==> flow/design.v <==
`timescale 1ns / 1ps
module chacha20_quarter#(parameter N = 32)(
    input wire [N-1:0] a,
    input wire [N-1:0] b,
    input wire [N-1:0] c,
    input wire [N-1:0] d,
    output wire [N-1:0] a_out,
    output wire [N-1:0] b_out,
    output wire [N-1:0] c_out,
    output wire [N-1:0] d_out
);
function [N-1:0] rotate_left;
    input [N-1:0] value;
    input integer amount;
    begin
        rotate_left = (value << amount) | (value >> (32 - amount));
    end
endfunction
wire [N-1:0] a1, b1, c1, d1;
wire [N-1:0] a2, b2, c2, d2;
assign a1 = a + b;
assign d1 = rotate_left(d ^ a1, 16);
assign c1 = c + d1;
assign b1 = rotate_left(b ^ c1, 12);
assign a2 = a1 + b1;
assign d2 = rotate_left(d1 ^ a2, 8);
assign c2 = c1 + d2;
assign b2 = rotate_left(b1 ^ c2, 7);
assign a_out = a2;
assign b_out = b2;
assign c_out = c2;
assign d_out = d2;
endmodule
`timescale 1ns / 1ps
module multiple_rounds#(parameter N = 32, parameter M= 20)(
  input clk, input rst,
  input wire [N-1:0] a,
  input wire [N-1:0] b,
  input wire [N-1:0] c,
  input wire [N-1:0] d,
  output wire [N-1:0] a_out,
  output wire [N-1:0] b_out,
  output wire [N-1:0] c_out,
  output wire [N-1:0] d_out,
  output reg ready);
  reg [N-1:0] a_hold_0;
  reg [N-1:0] b_hold_0;
  reg [N-1:0] c_hold_0;
  reg [N-1:0] d_hold_0;
  wire [N-1:0] a_next_0;
  wire [N-1:0] b_next_0;
  wire [N-1:0] c_next_0;
  wire [N-1:0] d_next_0;
  reg [N-1:0] a_hold_1;
  reg [N-1:0] b_hold_1;
  reg [N-1:0] c_hold_1;
  reg [N-1:0] d_hold_1;
  wire [N-1:0] a_next_1;
  wire [N-1:0] b_next_1;
  wire [N-1:0] c_next_1;
  wire [N-1:0] d_next_1;
  reg [N-1:0] a_hold_2;
  reg [N-1:0] b_hold_2;
  reg [N-1:0] c_hold_2;
  reg [N-1:0] d_hold_2;
  wire [N-1:0] a_next_2;
  wire [N-1:0] b_next_2;
  wire [N-1:0] c_next_2;
  wire [N-1:0] d_next_2;
  reg [N-1:0] a_hold_3;
  reg [N-1:0] b_hold_3;
  reg [N-1:0] c_hold_3;
  reg [N-1:0] d_hold_3;
  wire [N-1:0] a_next_3;
  wire [N-1:0] b_next_3;
  wire [N-1:0] c_next_3;
  wire [N-1:0] d_next_3;
  reg [N-1:0] a_hold_4;
  reg [N-1:0] b_hold_4;
  reg [N-1:0] c_hold_4;
  reg [N-1:0] d_hold_4;
  wire [N-1:0] a_next_4;
  wire [N-1:0] b_next_4;
  wire [N-1:0] c_next_4;
  wire [N-1:0] d_next_4;
  reg [N-1:0] a_hold_5;
  reg [N-1:0] b_hold_5;
  reg [N-1:0] c_hold_5;
  reg [N-1:0] d_hold_5;
  wire [N-1:0] a_next_5;
  wire [N-1:0] b_next_5;
  wire [N-1:0] c_next_5;
  wire [N-1:0] d_next_5;
  reg [N-1:0] a_hold_6;
  reg [N-1:0] b_hold_6;
  reg [N-1:0] c_hold_6;
  reg [N-1:0] d_hold_6;
  wire [N-1:0] a_next_6;
  wire [N-1:0] b_next_6;
  wire [N-1:0] c_next_6;
  wire [N-1:0] d_next_6;
  reg [N-1:0] a_hold_7;
  reg [N-1:0] b_hold_7;
  reg [N-1:0] c_hold_7;
  reg [N-1:0] d_hold_7;
  wire [N-1:0] a_next_7;
  wire [N-1:0] b_next_7;
  wire [N-1:0] c_next_7;
  wire [N-1:0] d_next_7;
  reg [N-1:0] a_hold_8;
  reg [N-1:0] b_hold_8;
  reg [N-1:0] c_hold_8;
  reg [N-1:0] d_hold_8;
  wire [N-1:0] a_next_8;
  wire [N-1:0] b_next_8;
  wire [N-1:0] c_next_8;
  wire [N-1:0] d_next_8;
  reg [N-1:0] a_hold_9;
  reg [N-1:0] b_hold_9;
  reg [N-1:0] c_hold_9;
  reg [N-1:0] d_hold_9;
  wire [N-1:0] a_next_9;
  wire [N-1:0] b_next_9;
  wire [N-1:0] c_next_9;
  wire [N-1:0] d_next_9;
  reg [N-1:0] a_hold_10;
  reg [N-1:0] b_hold_10;
  reg [N-1:0] c_hold_10;
  reg [N-1:0] d_hold_10;
  reg [4:0] count;
  reg [4:0] count_next;
  chacha20_quarter rounds_dut0(.a(a_hold_0),.b(b_hold_0),
                              .c(c_hold_0),.d(d_hold_0),
                              .a_out(a_next_0),.b_out(b_next_0),
                              .c_out(c_next_0),.d_out(d_next_0));
  chacha20_quarter rounds_dut1(.a(a_hold_1),.b(b_hold_1),
                              .c(c_hold_1),.d(d_hold_1),
                              .a_out(a_next_1),.b_out(b_next_1),
                              .c_out(c_next_1),.d_out(d_next_1));
  chacha20_quarter rounds_dut2(.a(a_hold_2),.b(b_hold_2),
                              .c(c_hold_2),.d(d_hold_2),
                              .a_out(a_next_2),.b_out(b_next_2),
                              .c_out(c_next_2),.d_out(d_next_2));
  chacha20_quarter rounds_dut3(.a(a_hold_3),.b(b_hold_3),
                              .c(c_hold_3),.d(d_hold_3),
                              .a_out(a_next_3),.b_out(b_next_3),
                              .c_out(c_next_3),.d_out(d_next_3));
  chacha20_quarter rounds_dut4(.a(a_hold_4),.b(b_hold_4),
                              .c(c_hold_4),.d(d_hold_4),
                              .a_out(a_next_4),.b_out(b_next_4),
                              .c_out(c_next_4),.d_out(d_next_4));
  chacha20_quarter rounds_dut5(.a(a_hold_5),.b(b_hold_5),
                              .c(c_hold_5),.d(d_hold_5),
                              .a_out(a_next_5),.b_out(b_next_5),
                              .c_out(c_next_5),.d_out(d_next_5)); 
  chacha20_quarter rounds_dut6(.a(a_hold_6),.b(b_hold_6),
                              .c(c_hold_6),.d(d_hold_6),
                              .a_out(a_next_6),.b_out(b_next_6),
                              .c_out(c_next_6),.d_out(d_next_6));   
  chacha20_quarter rounds_dut7(.a(a_hold_7),.b(b_hold_7),
                              .c(c_hold_7),.d(d_hold_7),
                              .a_out(a_next_7),.b_out(b_next_7),
                              .c_out(c_next_7),.d_out(d_next_7)); 
  chacha20_quarter rounds_dut8(.a(a_hold_8),.b(b_hold_8),
                              .c(c_hold_8),.d(d_hold_8),
                              .a_out(a_next_8),.b_out(b_next_8),
                              .c_out(c_next_8),.d_out(d_next_8));
  chacha20_quarter rounds_dut9(.a(a_hold_9),.b(b_hold_9),
                              .c(c_hold_9),.d(d_hold_9),
                              .a_out(a_next_9),.b_out(b_next_9),
                              .c_out(c_next_9),.d_out(d_next_9));                                                     
  always@(posedge clk or negedge rst)begin
    if(~rst)begin
      a_hold_0 <= 'b0;
      b_hold_0 <= 'b0;
      c_hold_0 <= 'b0;
      d_hold_0 <= 'b0;
    end
    else begin
      a_hold_0 <= a;
      b_hold_0 <= b;
      c_hold_0 <= c;
      d_hold_0 <= d;
    end
  end
  always@(posedge clk or negedge rst)begin
    if(~rst)begin
      a_hold_1 <= 'b0;
      b_hold_1 <= 'b0;
      c_hold_1 <= 'b0;
      d_hold_1 <= 'b0;
    end
    else begin
      a_hold_1 <= a_next_0;
      b_hold_1 <= b_next_0;
      c_hold_1 <= c_next_0;
      d_hold_1 <= d_next_0;
    end
  end
  always@(posedge clk or negedge rst)begin
    if(~rst)begin
      a_hold_2 <= 'b0;
      b_hold_2 <= 'b0;
      c_hold_2 <= 'b0;
      d_hold_2 <= 'b0;
    end
    else begin
      a_hold_2 <= a_next_1;
      b_hold_2 <= b_next_1;
      c_hold_2 <= c_next_1;
      d_hold_2 <= d_next_1;
    end
  end
  always@(posedge clk or negedge rst)begin
    if(~rst)begin
      a_hold_3 <= 'b0;
      b_hold_3 <= 'b0;
      c_hold_3 <= 'b0;
      d_hold_3 <= 'b0;
    end
    else begin
      a_hold_3 <= a_next_2;
      b_hold_3 <= b_next_2;
      c_hold_3 <= c_next_2;
      d_hold_3 <= d_next_2;
    end
  end
  always@(posedge clk or negedge rst)begin
    if(~rst)begin
      a_hold_4 <= 'b0;
      b_hold_4 <= 'b0;
      c_hold_4 <= 'b0;
      d_hold_4 <= 'b0;
    end
    else begin
      a_hold_4 <= a_next_3;
      b_hold_4 <= b_next_3;
      c_hold_4 <= c_next_3;
      d_hold_4 <= d_next_3;
    end
  end
  always@(posedge clk or negedge rst)begin
    if(~rst)begin
      a_hold_5 <= 'b0;
      b_hold_5 <= 'b0;
      c_hold_5 <= 'b0;
      d_hold_5 <= 'b0;
    end
    else begin
      a_hold_5 <= a_next_4;
      b_hold_5 <= b_next_4;
      c_hold_5 <= c_next_4;
      d_hold_5 <= d_next_4;
    end
  end 
  always@(posedge clk or negedge rst)begin
    if(~rst)begin
      a_hold_6 <= 'b0;
      b_hold_6 <= 'b0;
      c_hold_6 <= 'b0;
      d_hold_6 <= 'b0;
    end
    else begin
      a_hold_6 <= a_next_5;
      b_hold_6 <= b_next_5;
      c_hold_6 <= c_next_5;
      d_hold_6 <= d_next_5;
    end
  end 
  always@(posedge clk or negedge rst)begin
    if(~rst)begin
      a_hold_7 <= 'b0;
      b_hold_7 <= 'b0;
      c_hold_7 <= 'b0;
      d_hold_7 <= 'b0;
    end
    else begin
      a_hold_7 <= a_next_6;
      b_hold_7 <= b_next_6;
      c_hold_7 <= c_next_6;
      d_hold_7 <= d_next_6;
    end
  end 
  always@(posedge clk or negedge rst)begin
    if(~rst)begin
      a_hold_8 <= 'b0;
      b_hold_8 <= 'b0;
      c_hold_8 <= 'b0;
      d_hold_8 <= 'b0;
    end
    else begin
      a_hold_8 <= a_next_7;
      b_hold_8 <= b_next_7;
      c_hold_8 <= c_next_7;
      d_hold_8 <= d_next_7;
    end
  end
  always@(posedge clk or negedge rst)begin
    if(~rst)begin
      a_hold_9 <= 'b0;
      b_hold_9 <= 'b0;
      c_hold_9 <= 'b0;
      d_hold_9 <= 'b0;
    end
    else begin
      a_hold_9 <= a_next_8;
      b_hold_9 <= b_next_8;
      c_hold_9 <= c_next_8;
      d_hold_9 <= d_next_8;
    end
  end
  always@(posedge clk or negedge rst)begin
    if(~rst)begin
      a_hold_10 <= 'b0;
      b_hold_10 <= 'b0;
      c_hold_10 <= 'b0;
      d_hold_10 <= 'b0;
      ready <= 'b0;
    end
    else begin
      a_hold_10 <= a_next_9;
      b_hold_10 <= b_next_9;
      c_hold_10 <= c_next_9;
      d_hold_10 <= d_next_9;
      ready <= 1'b1;
    end
  end
  assign a_out = a_hold_10;
  assign b_out = b_hold_10;
  assign c_out = c_hold_10;
  assign d_out = d_hold_10;
endmodule
Reports on multiple_rounds. Tool output for the design above, in the order of the flow. Lines are those of the file above, counted from 1. Cell names lack the library's common part. Not given: -

Design top: multiple_rounds. Clock input: clk. Cell library: sky130hd. Corner: tt_025C_1v80.

Word level. Counts by Yosys on the flattened word-level netlist (proc, flatten, opt, wreduce; memories kept). Register bits leave out memories and registers merged into their read ports (data or address); mux counts leave out enables and synchronous resets folded into registers. Print and check cells are left out. Cells with the same type and inputs are merged into one.

The entry for register bits after elaboration reads 1409. The figure for input port bits is 130. Output and inout port bits: 129. Under elaborated cells stands 165.

Under add/sub/neg operators stands 40. The entry for bitwise logic cells reads 80.

Operators with widths (number): 32-bit adder (40); 32-bit bitwise XOR (40); 32-bit by 12-bit bitwise OR with 32-bit output (10); 32-bit by 16-bit bitwise OR with 32-bit output (10); 32-bit by 7-bit bitwise OR with 32-bit output (10); 32-bit by 8-bit bitwise OR with 32-bit output (10).

Longest topological paths. Depth = most cells in a row (Yosys ltp): at word level without a register or memory, in the mapped netlist without a sequential cell, where the memories' decode and read muxes count.

For word-level depth the number is 12. Under ABC_AREA stands 0. Mapped depth: 52. For mapped depth without buffers the number is 52.

Netlist. Yosys stat after the flow's synthesis: flattened, memories mapped to cells. It holds for the ABC_AREA given above (unset counts as 0); a run with the other value may have another netlist.

Under mapped cells stands 10643. The figure for cell area after synthesis is 105329.8 um^2. Sequential part of the area: 35258.8 um^2. Mapped flip-flops: 1409.

Cell types: dfrtp_1 (number 1409, total area 3.53E+04 um^2); ha_1 (number 1266, total area 1.58E+04 um^2); xor2_1 (number 1504, total area 1.32E+04 um^2); xnor2_1 (number 878, total area 7.69E+03 um^2); a21oi_1 (number 966, total area 4.83E+03 um^2); a21o_1 (number 601, total area 4.51E+03 um^2); o21ai_0 (number 481, total area 2.41E+03 um^2); nor2_1 (number 567, total area 2.13E+03 um^2); nand2_1 (number 478, total area 1.79E+03 um^2); inv_1 (number 352, total area 1.32E+03 um^2); o21bai_1 (number 157, total area 1178.63 um^2); o21a_1 (number 152, total area 1.14E+03 um^2); a211oi_1 (number 118, total area 885.85 um^2); nand3_1 (number 177, total area 885.85 um^2); nand2b_1 (number 131, total area 819.536 um^2); fa_1 (number 40, total area 800.768 um^2); nor2b_1 (number 125, total area 782 um^2); and3_1 (number 100, total area 625.6 um^2).

Other cell types: 83; their cells: 1141. The figures by module come from a second, unflattened synthesis with its own total; it is not the netlist above.

Under cell total of the unflattened synthesis stands 11620. Area (unflattened synthesis): 113012.1 um^2.

Rows give one instance, submodules left out.

By module: chacha20_quarter (instances 10, cells 1021, area 7775.0 um^2, sequential area 0.0 um^2); multiple_rounds (instances 1, cells 1410, area 35262.6 um^2, sequential area 35258.8 um^2).

Worst setup path after synthesis. OpenSTA on the mapped netlist: ideal clock, no wires. The path of least setup slack (recovery checks aside). Input and output delay are each 20% of the period. Register names are those of the netlist, which keeps one name where synthesis merged equal registers.

Kind: register to register. Start point: register b_hold_6[0]. End point: register b_hold_7[5]. The figure for clock period is 18.0 ns. The figure for time at the first pin is 0.000 ns. The figure for data arrival time is 10.305 ns. The figure for data required time is 17.921 ns. The entry for slack reads 7.616 ns. The figure for delay of the path is 10.384 ns. The figure for stages on the path is 46. Under period reached after synthesis stands 10.384 ns.

"delay of the path" is the arrival time less input delay plus setup time. "stages on the path": output pins that drive a net of the path, with the launching flip-flop's if there is one; two outputs of one cell count as two. "period reached after synthesis" = period - worst setup slack (recovery checks aside). The figure is calculated, with input and output delays left at 20% of the set period. The rows between start and end are the longest chain of elaborated cells between them; the timing report does not say that the signal goes this way. Where chains are equally long, one stands for them. Each line given opens the expression or statement behind the cell; cells for indexed reads and writes are added by Yosys, which also makes memories of some case tables.

Cells stage by stage: dfrtp_1 -> ha_1 -> fa_1 -> a211oi_1 -> nor2_1 -> a211oi_1 -> a211oi_1 -> o21a_1 -> nor2_1 -> o21ai_0 -> a21oi_1 -> xnor2_1 -> xor2_1 -> ha_1 -> nor2b_1 -> a311o_1 -> o311a_1 -> a221oi_2 -> [... 10 more ...] -> a221o_1 -> nor3_2 -> o31ai_1 -> a221o_1 -> a21oi_2 -> xor3_1 -> ha_1 -> a21o_1 -> a21oi_1 -> a21boi_0 -> a31oi_1 -> a21oi_1 -> a221oi_1 -> o21ai_0 -> a21o_1 -> nor4b_1 -> a211o_1 -> xor2_1. Under cells in the longest elaborated chain stands 12. The entry for elaborated cells on any way between the ends reads 12. RTL lines with such cells: 9. Classes of those cells: add/sub: 4; logic: 8.

Ends and longest elaborated chain, post-synthesis: start, declared (line 95) `reg [N-1:0] b_hold_6;`; start, assigned (line 259) `b_hold_6 <= 'b0;`; start, assigned (line 265) `b_hold_6 <= b_next_5;`; 32-bit adder (line 21) `assign a1 = a + b;`; 32-bit bitwise XOR (line 22) `assign d1 = rotate_left(d ^ a1, 16);`; 32-bit by 16-bit bitwise OR with 32-bit output (line 16) `rotate_left = (value << amount) | (value >> (32 - amount));`; 32-bit adder (line 23) `assign c1 = c + d1;`; 32-bit bitwise XOR (line 24) `assign b1 = rotate_left(b ^ c1, 12);`; 32-bit by 12-bit bitwise OR with 32-bit output (line 16); 32-bit adder (line 25) `assign a2 = a1 + b1;`; 32-bit bitwise XOR (line 26) `assign d2 = rotate_left(d1 ^ a2, 8);`; 32-bit by 8-bit bitwise OR with 32-bit output (line 16); 32-bit adder (line 27) `assign c2 = c1 + d2;`; 32-bit bitwise XOR (line 28) `assign b2 = rotate_left(b1 ^ c2, 7);`; 32-bit by 7-bit bitwise OR with 32-bit output (line 16); end, assigned (line 273) `b_hold_7 <= 'b0;`; end, assigned (line 279) `b_hold_7 <= b_next_6;`; end, declared (line 103) `reg [N-1:0] b_hold_7;`.

Some nets on the timed path still bear RTL names; the line given drives or declares the net.

Nets with RTL names, path post-synthesis (line): d_next_6[7] (16); c_next_6[30] (27).

Path in the finished layout. From the final timing report of flow run 3: the path of least setup slack in the routed layout; clock arrival at registers is part of the times.

Kind: register to register. Start point: register b_hold_0[0]. End point: register b_hold_1[6]. The figure for clock period is 13.3 ns. The figure for time at the first pin is 0.82 ns. The figure for data arrival time is 13.66 ns. The figure for data required time is 14.04 ns. The entry for slack reads 0.38 ns. The figure for stages on the path is 47.

The rows between start and end are the longest chain of elaborated cells between them; the timing report does not say that the signal goes this way. Where chains are equally long, one stands for them.

Cells stage by stage: dfrtp_1 -> ha_1 -> fa_1 -> a21oi_1 -> o21ai_1 -> a221o_1 -> a21oi_1 -> nor2b_1 -> o21a_1 -> o41ai_1 -> xnor2_1 -> xor2_1 -> ha_1 -> fa_1 -> a21o_1 -> a21oi_1 -> o21ai_1 -> a21oi_1 -> [... 11 more ...] -> a21oi_2 -> o31ai_2 -> a311o_1 -> a31o_2 -> a21oi_1 -> xnor2_1 -> xor2_1 -> ha_1 -> nor3_1 -> o21ai_0 -> o2111ai_1 -> o22ai_1 -> a31o_2 -> o21ai_0 -> or3b_2 -> a31o_2 -> xor2_1 -> xor2_1. Under cells in the longest elaborated chain stands 12. The entry for elaborated cells on any way between the ends reads 12. RTL lines with such cells: 9. Classes of those cells: add/sub: 4; logic: 8.

Ends and longest elaborated chain, after layout: start, declared (line 47) `reg [N-1:0] b_hold_0;`; start, assigned (line 175) `b_hold_0 <= 'b0;`; start, assigned (line 181) `b_hold_0 <= b;`; 32-bit adder (line 21) `assign a1 = a + b;`; 32-bit bitwise XOR (line 22) `assign d1 = rotate_left(d ^ a1, 16);`; 32-bit by 16-bit bitwise OR with 32-bit output (line 16) `rotate_left = (value << amount) | (value >> (32 - amount));`; 32-bit adder (line 23) `assign c1 = c + d1;`; 32-bit bitwise XOR (line 24) `assign b1 = rotate_left(b ^ c1, 12);`; 32-bit by 12-bit bitwise OR with 32-bit output (line 16); 32-bit adder (line 25) `assign a2 = a1 + b1;`; 32-bit bitwise XOR (line 26) `assign d2 = rotate_left(d1 ^ a2, 8);`; 32-bit by 8-bit bitwise OR with 32-bit output (line 16); 32-bit adder (line 27) `assign c2 = c1 + d2;`; 32-bit bitwise XOR (line 28) `assign b2 = rotate_left(b1 ^ c2, 7);`; 32-bit by 7-bit bitwise OR with 32-bit output (line 16); end, assigned (line 189) `b_hold_1 <= 'b0;`; end, assigned (line 195) `b_hold_1 <= b_next_0;`; end, declared (line 55) `reg [N-1:0] b_hold_1;`.

Some nets on the timed path still bear RTL names; the line given drives or declares the net.

Nets with RTL names, path after layout (line): a_next_0[29] (25); d_next_0[5] (16); c_next_0[31] (27).

==> runs of multiple_rounds <==
Flow measurements of multiple_rounds on sky130hd: 4 stored runs with different settings, listed in no order. Input and output delays are each 20% of the period that was set; the output load is 0.01 pF. "achieved period": clock period set for the run, less the worst setup slack. It is reckoned from that one timing run; input and output delays stay at 20% of the period that was set. "allowed time less slack (worst setup path)" = time allowed to the worst setup path (clock period - input delay - output delay, where it has them) - its slack; a late launch clock adds to it, a late capture clock takes from it.

Flow run 1 has these settings: ABC_AREA 1; CAP_MARGIN 25; CELL_PAD_IN_SITES_DETAIL_PLACEMENT 0; CELL_PAD_IN_SITES_GLOBAL_PLACEMENT 2; CORE_ASPECT_RATIO 0.92; CORE_MARGIN 8; CORE_UTILIZATION 53; CTS_CLUSTER_DIAMETER 186; CTS_CLUSTER_SIZE 89; GPL_ROUTABILITY_DRIVEN 1; GPL_TIMING_DRIVEN 1; HOLD_SLACK_MARGIN 0.29; MAX_ROUTING_LAYER met4; TNS_END_PERCENT 40; period_ns 20.5; SLEW_MARGIN 20. Outcome: stopped before the end: placement reported GPL-0301.

Flow run 2 has these settings: CAP_MARGIN 30; CELL_PAD_IN_SITES_DETAIL_PLACEMENT 0; CORE_ASPECT_RATIO 1.04; CORE_MARGIN 2; CORE_UTILIZATION 64; CTS_CLUSTER_SIZE 53; MIN_ROUTING_LAYER met2; PLACE_DENSITY_LB_ADDON 0.22; SETUP_SLACK_MARGIN 0.9; period_ns 27.1; SLEW_MARGIN 20. Outcome: stopped before the end: routing reported GRT-0116.

Flow run 3 has these settings: CORE_UTILIZATION 45; PLACE_DENSITY 0.6; period_ns 13.3; CAP_MARGIN 20; CORE_MARGIN 2; SLEW_MARGIN 20. The netlist area reported by Yosys comes to 105329.8 um^2. The die area reads 237954.0 um^2. The standard-cell area after layout reads 122335.0 um^2. The utilization of the finished layout is 52.6%. The smallest setup slack reads 0.379 ns. For the final setup TNS the run shows 0.000 ns. The worst-case hold slack reads 0.700 ns. The measured achieved period is 12.921 ns. The allowed time less slack (worst setup path) comes to 12.92 ns. Critical path kind: register to register.

Flow run 4 has these settings: CAP_MARGIN 40; CELL_PAD_IN_SITES_DETAIL_PLACEMENT 1; CELL_PAD_IN_SITES_GLOBAL_PLACEMENT 1; CORE_ASPECT_RATIO 0.92; CTS_CLUSTER_DIAMETER 120; GPL_TIMING_DRIVEN 0; MAX_ROUTING_LAYER met5; MIN_ROUTING_LAYER met2; SLEW_MARGIN 5; TNS_END_PERCENT 30; period_ns 21.7; CORE_MARGIN 2; CORE_UTILIZATION 40. Outcome: stopped before the end: routing reported GRT-0116.
